==> flow/design.v <==
module ControlUnit(
  input  [5:0] io_opcode,
  output       io_output0,
  output       io_output1,
  output       io_output2,
  output       io_output3,
  output       io_output4,
  output       io_output5
);
  assign io_output0 = io_opcode[0];
  assign io_output1 = io_opcode[1];
  assign io_output2 = io_opcode[2];
  assign io_output3 = io_opcode[3];
  assign io_output4 = io_opcode[4];
  assign io_output5 = io_opcode[5];
endmodule
module ALU(
  input  [5:0]  io_sel,
  input  [31:0] io_oper1,
  input  [31:0] io_oper2,
  output reg        io_comparisonResult,
  output reg [31:0] io_result
);
  wire [63:0] product = io_oper1 * io_oper2;
  always @(*) begin
    io_result = 32'h0;
    io_comparisonResult = 1'b0;
    case (io_sel)
      6'b010000: io_result = io_oper1 + io_oper2;           
      6'b010001: io_result = io_oper1 + io_oper2;           
      6'b010010: io_result = io_oper1 - io_oper2;           
      6'b100000: io_result = product[31:0];                 
      6'b000100: io_comparisonResult = 1'b1;                
      6'b000101: io_comparisonResult = io_oper1 == io_oper2;  
      6'b000110: io_comparisonResult = io_oper1 < io_oper2;   
      6'b001000: io_result = io_oper2;                      
      6'b001001: io_result = io_oper1;                      
      6'b001010: io_result = io_oper1;                      
      default: ;
    endcase
  end
endmodule
module RegisterFile(
  input         clock,
  input  [4:0]  io_aSel,
  input  [4:0]  io_bSel,
  input  [31:0] io_writeData,
  input  [4:0]  io_writeSel,
  input         io_writeEnable,
  output [31:0] io_a,
  output [31:0] io_b
);
  reg [31:0] regs [0:31];
  always @(posedge clock) begin
    if (io_writeEnable) begin
      regs[io_writeSel] <= io_writeData;
    end
  end
  assign io_a = regs[io_aSel];
  assign io_b = regs[io_bSel];
endmodule
module ProgramCounter(
  input         clock,
  input         reset,
  input         io_stop,
  input         io_jump,
  input         io_run,
  input  [15:0] io_programCounterJump,
  output [15:0] io_programCounter
);
  reg  [15:0] countReg;
  wire [15:0] adderOutput = countReg + 16'h1;
  wire        stopped = io_stop | ~io_run;
  assign io_programCounter = countReg;
  always @(posedge clock) begin
    if (reset) begin
      countReg <= 16'h0;
    end else if (!stopped) begin
      if (io_jump) begin
        countReg <= io_programCounterJump;
      end else begin
        countReg <= adderOutput;
      end
    end
  end
endmodule
module CPUTop(
  input         clock,
  input         reset,
  input         run,
  output        done,
  output [15:0] imem_addr,
  input  [31:0] imem_rdata,
  output [15:0] dmem_addr,
  input  [31:0] dmem_rdata,
  output        dmem_we,
  output [31:0] dmem_wdata
);
  wire [15:0] pc;
  wire [31:0] instruction = imem_rdata;
  wire [5:0]  opcode = instruction[31:26];
  wire [15:0] data = instruction[15:0];
  wire cu0, cu1, cu2, cu3, cu4, cu5;
  wire [31:0] regA, regB, aluResult;
  wire        cmp;
  wire isSD  = opcode == 6'b001001;
  wire isLD  = opcode == 6'b001010;
  wire isEND = opcode == 6'b111111;
  wire isImm = (opcode == 6'b010000) | (opcode == 6'b001000);
  ControlUnit controlUnit(
    .io_opcode(opcode),
    .io_output0(cu0), .io_output1(cu1), .io_output2(cu2),
    .io_output3(cu3), .io_output4(cu4), .io_output5(cu5)
  );
  wire swapSel = cu2 | isSD;
  wire [4:0] aSel = swapSel ? instruction[25:21] : instruction[20:16];
  wire [4:0] bSel = swapSel ? instruction[20:16] : instruction[15:11];
  wire active = run & ~reset;
  wire regWE = active & (isLD | ((cu5 | cu4 | cu3) & ~isSD & ~isEND));
  wire [31:0] regWD = (isSD | isLD) ? dmem_rdata : aluResult;
  RegisterFile registerFile(
    .clock(clock),
    .io_aSel(aSel), .io_bSel(bSel),
    .io_writeData(regWD), .io_writeSel(instruction[25:21]),
    .io_writeEnable(regWE),
    .io_a(regA), .io_b(regB)
  );
  ALU alu(
    .io_sel(opcode),
    .io_oper1(regA),
    .io_oper2(isImm ? {16'h0, data} : regB),
    .io_comparisonResult(cmp),
    .io_result(aluResult)
  );
  ProgramCounter programCounter(
    .clock(clock), .reset(reset),
    .io_stop(isEND),
    .io_jump(cu2 & cmp),
    .io_run(run),
    .io_programCounterJump(data),
    .io_programCounter(pc)
  );
  assign imem_addr  = pc;
  assign dmem_addr  = isLD ? regA[15:0] : regB[15:0];
  assign dmem_we    = active & isSD;
  assign dmem_wdata = aluResult;
  assign done       = ~run | isEND;
endmodule
# --- From RTL to reports: CPUTop ---
# The steps from the RTL of CPUTop to its reports follow in flow order.
# Line numbers count from 1 in the design file above.
# Operators carry their Yosys type and port widths (W data, S select, Z words).
# Cell names lack the library's common part.
inputs:
  design: "CPUTop"
  clock_port: "clock"
  cell_library: "sky130hd"
  corner: "tt_025C_1v80"

# --- Word level ---
# Yosys after proc, flatten, opt, wreduce and memory -nomap, before mapping. Enables and synchronous resets that opt folds into registers are not counted as muxes. Memory bits, and registers merged into a memory's read port (data or address), are not among the register bits. Print and check cells are not counted. Equal cells are merged and count once.
# Memory sizes are those after Yosys's memory passes, which may raise the word count (mostly to a power of two), join words into wider ones and drop unused or constant bits.
op_classes:
  multipliers: 1
  mux: 11
  n_addsub: 3
  logic: 17
  n_reduce_logical: 2
  cmp: 1
  n_eq: 12
op_table:
  columns: ["op", "count"]
  rows:
  - ["$mul A32 B32 Y32", 1]
  - ["$pmux W32 S5", 1]
  - ["$mux W32", 3]
  - ["$add A32 B32 Y32", 1]
  - ["$sub A32 B32 Y32", 1]
  - ["$lt A32 B32 Y1", 1]
  - ["$eq A32 B32 Y1", 1]
  - ["$mux W16", 2]
  - ["$eq A6 B3 Y1 const B", 3]
  - ["$eq A6 B4 Y1 const B", 3]
  - ["$eq A6 B5 Y1 const B", 3]
  - ["$add A16 B1 Y16 const B", 1]
  - ["$mux W5", 3]
  - ["$eq A6 B6 Y1 const B", 2]
  - ["$or A1 B1 Y1", 7]
  - ["$and A1 B1 Y1", 6]
  - ["$not A1 Y1", 4]
  - ["$reduce_or A2 Y1", 2]
  - ["$pmux W1 S3", 1]
  - ["$mux W1", 1]
word_totals:
  output_inout_bits: 66
  regBits: 16
  word_cells: 49
  ram_bits: 1024
  n_memories: 1
  in_bits: 67
mem_list:
  columns: ["name", "words", "width", "read_ports", "wr", "line_no", "text"]
  rows:
  - ["registerFile.regs", 32, 32, 2, 1, 53, "reg [31:0] regs [0:31];"]

# --- Depth ---
# Yosys ltp: most cells in a row. Word level: on the elaborated netlist, between registers, memories and ports. Mapped: between sequential cells and ports; inverters and the memories' decode and read muxes count.
logic_depth:
  depth_word: 7
  abc_area: 0
  depth_mapped: 48

# --- Mapped cells and area ---
# The flow's flattened synthesis, as Yosys stat reports it; memories are mapped. The netlist is that of the ABC_AREA named above (0 if unset); the other value can give another one.
# Totals and module areas in this step are rounded.
synth_totals:
  yosys_area_um2: 71600
  seqArea_um2: 31100
  buf_cells: 507
  mapped_cells: 7199
  ffs: 1040
by_type:
  columns: ["type", "count", "area_total_um2"]
  rows:
  - ["edfxtp_1", 1024, 3.07E+04]
  - ["fa_1", 410, 8.21E+03]
  - ["nand2_1", 1603, 6.02E+03]
  - ["ha_1", 188, 2.35E+03]
  - ["mux2i_1", 198, 1.98E+03]
  - ["inv_1", 511, 1918.09]
  - ["nand3_1", 376, 1.88E+03]
  - ["nor2_1", 488, 1.83E+03]
  - ["a211oi_1", 197, 1.48E+03]
  - ["and3_1", 237, 1.48E+03]
  - ["buf_2", 207, 1.04E+03]
  - ["a31oi_1", 156, 975.936]
  - ["a311oi_1", 108, 945.907]
  - ["a21oi_1", 184, 920.883]
  - ["clkbuf_1", 179, 671.894]
  - ["o21ai_0", 109, 545.523]
  - ["xnor2_1", 60, 525.504]
  - ["buf_4", 59, 442.925]
# Other cell types: 85; their cells: 905.
# By module: a second synthesis without flattening, with its own total; a netlist apart from the flattened one above.
hier_totals:
  hier_cells: 5985
  hier_area_um2: 70900
# Rows give one instance, submodules left out.
modules:
  columns: ["mod", "mod_area_um2", "seq_area_um2", "n_inst", "n_cells"]
  rows:
  - ["RegisterFile", 48800, 30700, 1, 3386]
  - ["ALU", 19800, 0.0, 1, 2341]
  - ["CPUTop", 1300, 0.0, 1, 117]
  - ["ProgramCounter", 1050, 320, 1, 135]
  - ["ControlUnit", 45.0, 0.0, 1, 6]

# --- Worst setup path after synthesis ---
# OpenSTA on the mapped netlist: ideal clock, no wires. The path of least setup slack (recovery checks aside). Input and output delay are each 20% of the period. Register names are those of the netlist, which keeps one name where synthesis merged equal registers.
synth_timing:
  kind: "input to output"
  startpoint: "input imem_rdata[30]"
  endpoint: "output dmem_wdata[30]"
  setup_slack_ns: 0.579
  t_first_pin_ns: 3.500
  out_delay_ns: 3.500
  arrival_time_ns: 13.421
  tclk_ns: 17.5
  path_delay_ns: 9.921
  driving_pins: 41
  input_delay_ns: 3.500
  synth_period_reached_ns: 16.921
# "path_delay_ns" = arrival - input delay + setup time.
# A path that ends at an output port has no setup time.
# "driving_pins": output pins that drive a net of the path, with the launching flip-flop's if there is one; two outputs of one cell count as two.
# "synth_period_reached_ns" = period - worst setup slack (recovery checks aside). The figure is calculated, with input and output delays left at 20% of the set period.
# Between the ends stands the longest chain of elaborated cells between them, by number of cells; it is not shown to be the way that was timed. Of several equally long chains one is given.
# Each line given opens the expression or statement behind the cell; cells for indexed reads and writes are added by Yosys, which also makes memories of some case tables.
# The chain passes a memory read, where the word-level depth is cut; so it can be longer than that depth.
synth_between:
  path_cell_list: "buf_2 -> nor3_4 -> mux2_4 -> nand2_1 -> buf_6 -> buf_6 -> buf_2 -> buf_2 -> clkbuf_1 -> nand2_1 -> a311oi_1 -> a31o_2 -> o22ai_1 -> a211oi_1 -> clkinv_1 -> clkbuf_1 -> nor2_1 -> fa_1 -> [5 not listed] -> fa_1 -> inv_1 -> fa_1 -> inv_1 -> fa_1 -> fa_1 -> ha_1 -> o21a_1 -> o21ai_0 -> nand2b_1 -> a31oi_1 -> o21ai_0 -> a41o_1 -> or2_2 -> a2111oi_0 -> mux2_2 -> nor4_1 -> o21ai_0"
  elab_chain_cells: 7
  cone_cells: 19
synth_lines:
  columns: ["item", "line_no", "text"]
  rows:
  - ["start: declaration", 93, "input  [31:0] imem_rdata,"]
  - ["$eq A6 B4 Y1", 106, "wire isSD  = opcode == 6'b001001;"]
  - ["$or A1 B1 Y1", 115, "wire swapSel = cu2 | isSD;"]
  - ["$mux W5", 117, "wire [4:0] bSel = swapSel ? instruction[20:16] : instruction[15:11];"]
  - ["$mem_v2 Z32 W32", 53, "reg [31:0] regs [0:31];"]
  - ["$mux W32", 131, ".io_oper2(isImm ? {16'h0, data} : regB),"]
  - ["$mul A32 B32 Y32", 24, null]
  - ["$pmux W32 S5", 28, "case (io_sel)"]
  - ["end: declaration", 97, "output [31:0] dmem_wdata"]

# --- Worst path after layout ---
# From the final timing report of run A: the path of least setup slack in the routed layout; clock arrival at registers is part of the times.
layout_timing:
  kind: "input to output"
  startpoint: "input imem_rdata[30]"
  endpoint: "output dmem_wdata[31]"
  t_first_pin_ns: 3.48
  arrival_time_ns: 13.45
  tclk_ns: 17.4
  out_delay_ns: 3.48
  input_delay_ns: 3.48
  driving_pins: 42
  setup_slack_ns: 0.47
# Between the ends stands the longest chain of elaborated cells between them, by number of cells; it is not shown to be the way that was timed. Of several equally long chains one is given.
# The chain passes a memory read, where the word-level depth is cut; so it can be longer than that depth.
layout_between:
  path_cell_list: "buf_8 -> buf_6 -> or3_4 -> o21ai_4 -> buf_12 -> buf_4 -> nand2_4 -> buf_12 -> a211oi_1 -> a311o_1 -> and3_1 -> nor3_2 -> buf_4 -> a22o_4 -> buf_4 -> and2_1 -> fa_2 -> fa_1 -> [6 not listed] -> fa_1 -> inv_1 -> fa_1 -> inv_1 -> ha_4 -> nor3_4 -> o311ai_4 -> and4_4 -> or3_4 -> and3_4 -> a221oi_4 -> o21ai_2 -> a31oi_4 -> buf_6 -> xor2_2 -> nand2_2 -> nand3b_1 -> buf_2"
  elab_chain_cells: 7
  cone_cells: 19
layout_lines:
  columns: ["item", "line_no", "text"]
  rows:
  - ["start: declaration", 93, "input  [31:0] imem_rdata,"]
  - ["$eq A6 B4 Y1", 106, "wire isSD  = opcode == 6'b001001;"]
  - ["$or A1 B1 Y1", 115, "wire swapSel = cu2 | isSD;"]
  - ["$mux W5", 117, "wire [4:0] bSel = swapSel ? instruction[20:16] : instruction[15:11];"]
  - ["$mem_v2 Z32 W32", 53, "reg [31:0] regs [0:31];"]
  - ["$mux W32", 131, ".io_oper2(isImm ? {16'h0, data} : regB),"]
  - ["$mul A32 B32 Y32", 24, null]
  - ["$pmux W32 S5", 28, "case (io_sel)"]
  - ["end: declaration", 97, "output [31:0] dmem_wdata"]

FLOW RESULTS
============

Module CPUTop, platform sky130hd: 2 stored runs of the flow (Yosys, OpenROAD) with differing settings, in no particular order. Input and output delays are each 20% of the period that was set; the output load is 0.01 pF.
By "timing.achieved_period_ns" is meant the clock period of the run minus its worst setup slack. This is arithmetic on one report: input and output delays are still those of the set period (20% each).
"worst_path_time_ns" means the part of the period allowed to the worst setup path (the constraints hold back 20% at inputs and 20% at outputs) less its slack; where the path has registers, the arrival times of their clocks count too.
The results are shown rounded.

--- run A ---
==> flow/run.sh <==
#!/bin/bash
# the make line also repeats the synthesis and layout settings of config.mk as NAME=value (left out here)
make -C /OpenROAD-flow-scripts/flow DESIGN_CONFIG=/design/flow/config.mk WORK_HOME=/design/flow/orfs CLKGATE_MAP_FILE= finish
==> flow/config.mk <==
export PLATFORM = sky130hd
export DESIGN_NAME = CPUTop
export DESIGN_NICKNAME = CPUTop
export VERILOG_FILES = /design/flow/design.v
export SDC_FILE = /design/flow/constraint.sdc
export NUM_CORES = 4
export LEC_CHECK = 0
export CAP_MARGIN = 20
export CORE_MARGIN = 2
export CORE_UTILIZATION = 40
export SETUP_SLACK_MARGIN = 1.8
export SLEW_MARGIN = 20
==> flow/constraint.sdc <==
create_clock -name core_clock -period 17.4 [get_ports {clock}]
set_input_delay 3.4800 -clock core_clock [delete_from_list [all_inputs] [get_ports {clock}]]
set_output_delay 3.4800 -clock core_clock [all_outputs]
set_load 0.01 [all_outputs]

==> results, as YAML <==
results:
  worst_path_time_ns: 9.97
  path_kind: "input to output"
  timing.achieved_period_ns: 16.925
  final_hold_ws_ns: 0.502
  finish.stdcell_area_um2: 92300
  fin_util_pct: 51.8
  setup_tns_ns: 0.000
  die_area_um2: 182000
  worstSetupSlack_ns: 0.475
  yosys_chip_area_um2: 71600

--- run B ---
==> flow/run.sh <==
#!/bin/bash
# the make line also repeats the synthesis and layout settings of config.mk as NAME=value (left out here)
make -C /OpenROAD-flow-scripts/flow DESIGN_CONFIG=/design/flow/config.mk WORK_HOME=/design/flow/orfs CLKGATE_MAP_FILE= finish
==> flow/config.mk <==
export PLATFORM = sky130hd
export DESIGN_NAME = CPUTop
export DESIGN_NICKNAME = CPUTop
export VERILOG_FILES = /design/flow/design.v
export SDC_FILE = /design/flow/constraint.sdc
export NUM_CORES = 4
export LEC_CHECK = 0
export ABC_AREA = 0
export CAP_MARGIN = 30
export CELL_PAD_IN_SITES_GLOBAL_PLACEMENT = 2
export CORE_ASPECT_RATIO = 0.87
export CORE_MARGIN = 2
export CORE_UTILIZATION = 54
export CTS_CLUSTER_DIAMETER = 284
export GPL_ROUTABILITY_DRIVEN = 1
export GPL_TIMING_DRIVEN = 1
export MAX_ROUTING_LAYER = met5
export MIN_ROUTING_LAYER = met2
export PLACE_DENSITY_LB_ADDON = 0.25
export SLEW_MARGIN = 20
==> flow/constraint.sdc <==
create_clock -name core_clock -period 22.9 [get_ports {clock}]
set_input_delay 4.5800 -clock core_clock [delete_from_list [all_inputs] [get_ports {clock}]]
set_output_delay 4.5800 -clock core_clock [all_outputs]
set_load 0.01 [all_outputs]

==> results, as YAML <==
outcome: "no final report: routing broke off with GRT-0116"
